==> flow/design.v <==
`timescale 1ns / 1ps
module RegisterBank(clk,writeEnabled,regAddress1,regAddress2,writeAddress,writeData,pc,dataOut1,dataOut2);
	input logic clk;
	input writeEnabled;  
	input logic [3:0] regAddress1;  
	input logic [3:0] regAddress2;  
	input logic [3:0] writeAddress;  
	input logic [31:0] writeData;  
	input logic [31:0] pc; 
	output logic [31:0] dataOut1;  
	output logic [31:0] dataOut2;  
	logic [31:0] regs [15:0];
	always_ff @(posedge clk) 
		begin
			for (int i = 0; i < 16; i++)
				if(writeEnabled && writeAddress == i) begin
					regs[i] <= writeData;  
				end
		end
	assign dataOut1 = (regAddress1 == 4'b1111) ? pc : regs[regAddress1];  
	assign dataOut2 = (regAddress2 == 4'b1111) ? pc : regs[regAddress2];  
endmodule
==> Tool chain data of RegisterBank <==
The steps from the RTL of RegisterBank to its reports follow in flow order.
Lines are those of the file above, counted from 1.
{ "setup": {"top": "RegisterBank", "clk_port": "clk", "cell_library": "sky130hd", "lib_corner": "tt_025C_1v80"} }

==> Word level <==
Yosys after proc, flatten, opt, wreduce and memory -nomap, before mapping. Enables and synchronous resets that opt folds into registers are not counted as muxes. Print and check cells are not counted. Equal cells are merged and count once.
{ "op_classes": {"addsub": 0, "multipliers": 0, "div": 0, "cmp": 0, "equal": 44, "n_shift": 0, "mux": 4, "logic": 0, "reduce_logical": 18} }
{ "ops": {"columns": ["cell", "count"], "rows": [
  ["32-bit case mux with 15-bit select", 2],
  ["4-bit equality test with constant B", 23],
  ["32-bit 2-to-1 mux", 2],
  ["4-bit by 3-bit equality test with 1-bit output with constant B", 12],
  ["4-bit by 2-bit equality test with 1-bit output with constant B", 6],
  ["1-bit logical AND", 15],
  ["4-bit by 1-bit equality test with 1-bit output with constant B", 3],
  ["4-bit logical NOT", 3]
]} }
{ "word_totals": {"regBits": 480, "latch_bits": 0, "ram_bits": 0, "mem_bits_ro": 0, "clocked_rd_ports_x_width": 0, "n_memories": 0, "input_bits": 78, "word_cells": 81} }

==> Longest topological paths <==
Longest topological path by Yosys (ltp), each cell counted once; first at word level (registers and memories cut), then after technology mapping (sequential cells cut; the memories' decode and read muxes count).
{ "depth": {"ltp_word": 3, "ABC_AREA": 0, "depth_mapped": 9} }

==> Synthesis result <==
The flow's flattened synthesis, as Yosys stat reports it; memories are mapped. The netlist is that of the ABC_AREA named above (0 if unset); the other value can give another one.
The area totals of this step are shown rounded.
{ "types": {"columns": ["type", "count", "area_total_um2"], "rows": [
  ["sky130_fd_sc_hd__edfxtp_1", 480, 1.44E+04],
  ["sky130_fd_sc_hd__a22oi_1", 150, 1126.08],
  ["sky130_fd_sc_hd__mux2i_1", 88, 880.845],
  ["sky130_fd_sc_hd__o22ai_1", 115, 719.44],
  ["sky130_fd_sc_hd__a21oi_1", 106, 530.509],
  ["sky130_fd_sc_hd__a221oi_1", 56, 490.47],
  ["sky130_fd_sc_hd__o21ai_0", 97, 485.466],
  ["sky130_fd_sc_hd__nand2_1", 120, 450.432],
  ["sky130_fd_sc_hd__buf_2", 77, 385.37],
  ["sky130_fd_sc_hd__nor2_1", 72, 270.259],
  ["sky130_fd_sc_hd__a22o_1", 30, 262.752],
  ["sky130_fd_sc_hd__o221ai_1", 30, 262.752],
  ["sky130_fd_sc_hd__buf_6", 20, 225.216],
  ["sky130_fd_sc_hd__buf_4", 25, 187.68],
  ["sky130_fd_sc_hd__o22a_1", 18, 157.651],
  ["sky130_fd_sc_hd__mux2_2", 13, 146.39],
  ["sky130_fd_sc_hd__nor3_1", 28, 140.134],
  ["sky130_fd_sc_hd__nor2b_1", 21, 131.376]
]} }
Other cell types: 51; their cells: 277.
{ "mapped": {"cells": 1823, "mapped_area_um2": 23200, "ff_cells": 480, "buf_cells": 158} }

==> Path before layout <==
Path of least setup slack by OpenSTA after synthesis, without wires, with an ideal clock, recovery checks aside; 20% of the period is set as input and as output delay. Where synthesis merged equal registers, the netlist keeps one of their names.
{ "synth_timing": {"kind": "input-to-reg", "from": "input port writeAddress[3]", "to": "register regs[0][0]", "clock_period_ns": 5.0, "in_delay_ns": 1.000, "setup_time_ns": 0.461, "launch_ns": 1.000, "arrival_ns": 3.720, "required_ns": 4.539, "setup_slack_ns": 0.819, "delay_ns": 3.181, "stages": 2, "period_less_setup_slack_ns": 4.181} }
"delay_ns" is the arrival time less input delay plus setup time.
"stages": output pins that drive a net of the path, with the launching flip-flop's if there is one; two outputs of one cell count as two.
"period_less_setup_slack_ns" = period - worst setup slack (recovery checks aside). The figure is calculated, with input and output delays left at 20% of the set period.
The rows between start and end are the longest chain of elaborated cells between them; the timing report does not say that the signal goes this way. Where chains are equally long, one stands for them.
A line is the first line of the expression or statement that the cell stems from. Yosys adds cells for indexed reads and writes and turns some case tables into memories.
{ "synth_via": {"cell_sequence": "sky130_fd_sc_hd__or3b_2 > sky130_fd_sc_hd__nor3_1", "elab_chain_cells": 2} }
{ "synth_lines": {"columns": ["element", "line", "source"], "rows": [
  ["start, declared", 7, "input logic [3:0] writeAddress;"],
  ["4-bit logical NOT", 16, "if(writeEnabled && writeAddress == i) begin"],
  ["1-bit logical AND", 16, null],
  ["end, assigned", 17, "regs[i] <= writeData;"],
  ["end, declared", 12, "logic [31:0] regs [15:0];"]
]} }

==> Path in the finished layout <==
From the final timing report of flow run B: the path of least setup slack in the routed layout; clock arrival at registers is part of the times.
{ "layout_timing": {"kind": "reg-to-output", "from": "register regs[4][3]", "to": "output port dataOut1[3]", "clock_period_ns": 3.0, "output_delay_ns": 0.60, "launch_ns": 0.67, "arrival_ns": 2.88, "required_ns": 2.40, "setup_slack_ns": -0.48, "stages": 8} }
The rows between start and end are the longest chain of elaborated cells between them; the timing report does not say that the signal goes this way. Where chains are equally long, one stands for them.
{ "layout_via": {"cell_sequence": "sky130_fd_sc_hd__edfxtp_1 > sky130_fd_sc_hd__mux4_2 > sky130_fd_sc_hd__a32oi_2 > sky130_fd_sc_hd__nand2_1 > sky130_fd_sc_hd__a222oi_1 > sky130_fd_sc_hd__buf_4 > sky130_fd_sc_hd__nor2_2 > sky130_fd_sc_hd__buf_2", "elab_chain_cells": 2} }
{ "layout_lines": {"columns": ["element", "line", "source"], "rows": [
  ["start, declared", 12, "logic [31:0] regs [15:0];"],
  ["start, assigned", 17, "regs[i] <= writeData;"],
  ["32-bit case mux with 15-bit select", 20, "assign dataOut1 = (regAddress1 == 4'b1111) ? pc : regs[regAddress1];"],
  ["32-bit 2-to-1 mux", 20, null],
  ["end, declared", 10, "output logic [31:0] dataOut1;"]
]} }

Below are 5 stored runs of the flow (Yosys, OpenROAD; platform sky130hd) on RegisterBank, each with its settings and what was measured, unordered. Constraints: input delay and output delay 20% of the set period each, output load 0.01 pF.
"timing.achieved_period_ns" = clock period - worst setup slack. The figure is calculated, with input and output delays left at 20% of the set period.
"critical_path_time_ns" = time allowed to the worst setup path (clock period - input delay - output delay, where it has them) - its slack; a late launch clock adds to it, a late capture clock takes from it.
"power_total_mw" is the tool's figure for a default switching activity; nothing was simulated.
Results are given in rounded form.

Flow run A
==> flow/run.sh <==
#!/bin/bash
# the make line also repeats the synthesis and layout settings of config.mk as NAME=value (left out here)
make -C /OpenROAD-flow-scripts/flow DESIGN_CONFIG=/design/flow/config.mk WORK_HOME=/design/flow/orfs CLKGATE_MAP_FILE= finish
==> flow/config.mk <==
export PLATFORM = sky130hd
export DESIGN_NAME = RegisterBank
export DESIGN_NICKNAME = RegisterBank
export VERILOG_FILES = /design/flow/design.v
export SDC_FILE = /design/flow/constraint.sdc
export NUM_CORES = 4
export LEC_CHECK = 0
export CAP_MARGIN = 0
export CELL_PAD_IN_SITES_DETAIL_PLACEMENT = 1
export CORE_ASPECT_RATIO = 1.09
export CORE_MARGIN = 2
export CORE_UTILIZATION = 62
export CTS_CLUSTER_DIAMETER = 260
export HOLD_SLACK_MARGIN = 0.02
export MIN_ROUTING_LAYER = met1
export PLACE_DENSITY_LB_ADDON = 0.12
export SETUP_SLACK_MARGIN = 0.5
export SLEW_MARGIN = 15
export TNS_END_PERCENT = 5
==> flow/constraint.sdc <==
create_clock -name core_clock -period 3.17 [get_ports {clk}]
set_input_delay 0.6340 -clock core_clock [delete_from_list [all_inputs] [get_ports {clk}]]
set_output_delay 0.6340 -clock core_clock [all_outputs]
set_load 0.01 [all_outputs]

==> results of flow run A, as JSON <==
{
  "outcome": "stopped before the end: clock tree synthesis reported DPL-0033"
}

Flow run B
==> flow/run.sh <==
#!/bin/bash
# the make line also repeats the synthesis and layout settings of config.mk as NAME=value (left out here)
make -C /OpenROAD-flow-scripts/flow DESIGN_CONFIG=/design/flow/config.mk WORK_HOME=/design/flow/orfs CLKGATE_MAP_FILE= finish
==> flow/config.mk <==
export PLATFORM = sky130hd
export DESIGN_NAME = RegisterBank
export DESIGN_NICKNAME = RegisterBank
export VERILOG_FILES = /design/flow/design.v
export SDC_FILE = /design/flow/constraint.sdc
export NUM_CORES = 4
export LEC_CHECK = 0
export ABC_AREA = 0
export CAP_MARGIN = 15
export CELL_PAD_IN_SITES_DETAIL_PLACEMENT = 2
export CORE_MARGIN = 2
export CORE_UTILIZATION = 29
export CTS_CLUSTER_SIZE = 69
export HOLD_SLACK_MARGIN = -0.01
export MIN_ROUTING_LAYER = met2
export PLACE_DENSITY_LB_ADDON = 0.13
export SLEW_MARGIN = 20
==> flow/constraint.sdc <==
create_clock -name core_clock -period 3.0 [get_ports {clk}]
set_input_delay 0.6000 -clock core_clock [delete_from_list [all_inputs] [get_ports {clk}]]
set_output_delay 0.6000 -clock core_clock [all_outputs]
set_load 0.01 [all_outputs]

==> results of flow run B, as JSON <==
{
  "synth_area_um2": 23200,
  "dieArea_um2": 82200,
  "finish.stdcell_area_um2": 33300,
  "worst_setup_slack_ns": -0.485,
  "finalUtil_frac": 0.421,
  "setupTns_ns": -0.730,
  "hold_worst_slack_ns": 0.858,
  "power_total_mw": 18.1,
  "timing.achieved_period_ns": 3.485,
  "critical_path_time_ns": 2.88,
  "worst_setup_path_type": "reg-to-output"
}

Flow run C
==> flow/run.sh <==
#!/bin/bash
# the make line also repeats the synthesis and layout settings of config.mk as NAME=value (left out here)
make -C /OpenROAD-flow-scripts/flow DESIGN_CONFIG=/design/flow/config.mk WORK_HOME=/design/flow/orfs CLKGATE_MAP_FILE= finish
==> flow/config.mk <==
export PLATFORM = sky130hd
export DESIGN_NAME = RegisterBank
export DESIGN_NICKNAME = RegisterBank
export VERILOG_FILES = /design/flow/design.v
export SDC_FILE = /design/flow/constraint.sdc
export NUM_CORES = 4
export LEC_CHECK = 0
export CAP_MARGIN = 20
export CORE_MARGIN = 2
export CORE_UTILIZATION = 40
export GPL_TIMING_DRIVEN = 0
export HOLD_SLACK_MARGIN = 0.29
export SLEW_MARGIN = 20
==> flow/constraint.sdc <==
create_clock -name core_clock -period 5.0 [get_ports {clk}]
set_input_delay 1.0000 -clock core_clock [delete_from_list [all_inputs] [get_ports {clk}]]
set_output_delay 1.0000 -clock core_clock [all_outputs]
set_load 0.01 [all_outputs]

==> results of flow run C, as JSON <==
{
  "synth_area_um2": 23200,
  "dieArea_um2": 59900,
  "finish.stdcell_area_um2": 28300,
  "worst_setup_slack_ns": -0.134,
  "finalUtil_frac": 0.492,
  "setupTns_ns": -0.744,
  "hold_worst_slack_ns": 1.27,
  "power_total_mw": 9.95,
  "timing.achieved_period_ns": 5.134,
  "critical_path_time_ns": 3.13,
  "worst_setup_path_type": "input-to-output"
}

Flow run D
==> flow/run.sh <==
#!/bin/bash
# the make line also repeats the synthesis and layout settings of config.mk as NAME=value (left out here)
make -C /OpenROAD-flow-scripts/flow DESIGN_CONFIG=/design/flow/config.mk WORK_HOME=/design/flow/orfs CLKGATE_MAP_FILE= finish
==> flow/config.mk <==
export PLATFORM = sky130hd
export DESIGN_NAME = RegisterBank
export DESIGN_NICKNAME = RegisterBank
export VERILOG_FILES = /design/flow/design.v
export SDC_FILE = /design/flow/constraint.sdc
export NUM_CORES = 4
export LEC_CHECK = 0
export ABC_AREA = 1
export CAP_MARGIN = 20
export CORE_MARGIN = 10
export CORE_UTILIZATION = 54
export CTS_CLUSTER_DIAMETER = 289
export CTS_CLUSTER_SIZE = 63
export GPL_ROUTABILITY_DRIVEN = 0
export GPL_TIMING_DRIVEN = 0
export MIN_ROUTING_LAYER = met2
export PLACE_DENSITY = 0.82
export SETUP_SLACK_MARGIN = -0.05
export SLEW_MARGIN = 25
export TNS_END_PERCENT = 20
==> flow/constraint.sdc <==
create_clock -name core_clock -period 4.53 [get_ports {clk}]
set_input_delay 0.9060 -clock core_clock [delete_from_list [all_inputs] [get_ports {clk}]]
set_output_delay 0.9060 -clock core_clock [all_outputs]
set_load 0.01 [all_outputs]

==> results of flow run D, as JSON <==
{
  "outcome": "stopped before the end: routing reported GRT-0116"
}

Flow run E
==> flow/run.sh <==
#!/bin/bash
# the make line also repeats the synthesis and layout settings of config.mk as NAME=value (left out here)
make -C /OpenROAD-flow-scripts/flow DESIGN_CONFIG=/design/flow/config.mk WORK_HOME=/design/flow/orfs CLKGATE_MAP_FILE= finish
==> flow/config.mk <==
export PLATFORM = sky130hd
export DESIGN_NAME = RegisterBank
export DESIGN_NICKNAME = RegisterBank
export VERILOG_FILES = /design/flow/design.v
export SDC_FILE = /design/flow/constraint.sdc
export NUM_CORES = 4
export LEC_CHECK = 0
export ABC_AREA = 1
export CAP_MARGIN = 15
export CELL_PAD_IN_SITES_GLOBAL_PLACEMENT = 0
export CORE_MARGIN = 2
export CORE_UTILIZATION = 42
export CTS_CLUSTER_DIAMETER = 332
export GPL_TIMING_DRIVEN = 0
export HOLD_SLACK_MARGIN = 0.09
export PLACE_DENSITY = 0.75
export SETUP_SLACK_MARGIN = 0.18
export SLEW_MARGIN = 0
==> flow/constraint.sdc <==
create_clock -name core_clock -period 3.18 [get_ports {clk}]
set_input_delay 0.6360 -clock core_clock [delete_from_list [all_inputs] [get_ports {clk}]]
set_output_delay 0.6360 -clock core_clock [all_outputs]
set_load 0.01 [all_outputs]

==> results of flow run E, as JSON <==
{
  "synth_area_um2": 25400,
  "dieArea_um2": 62300,
  "finish.stdcell_area_um2": 33200,
  "worst_setup_slack_ns": 0.028,
  "finalUtil_frac": 0.553,
  "setupTns_ns": 0.000,
  "hold_worst_slack_ns": 0.850,
  "power_total_mw": 15.4,
  "timing.achieved_period_ns": 3.152,
  "critical_path_time_ns": 1.88,
  "worst_setup_path_type": "input-to-output"
}
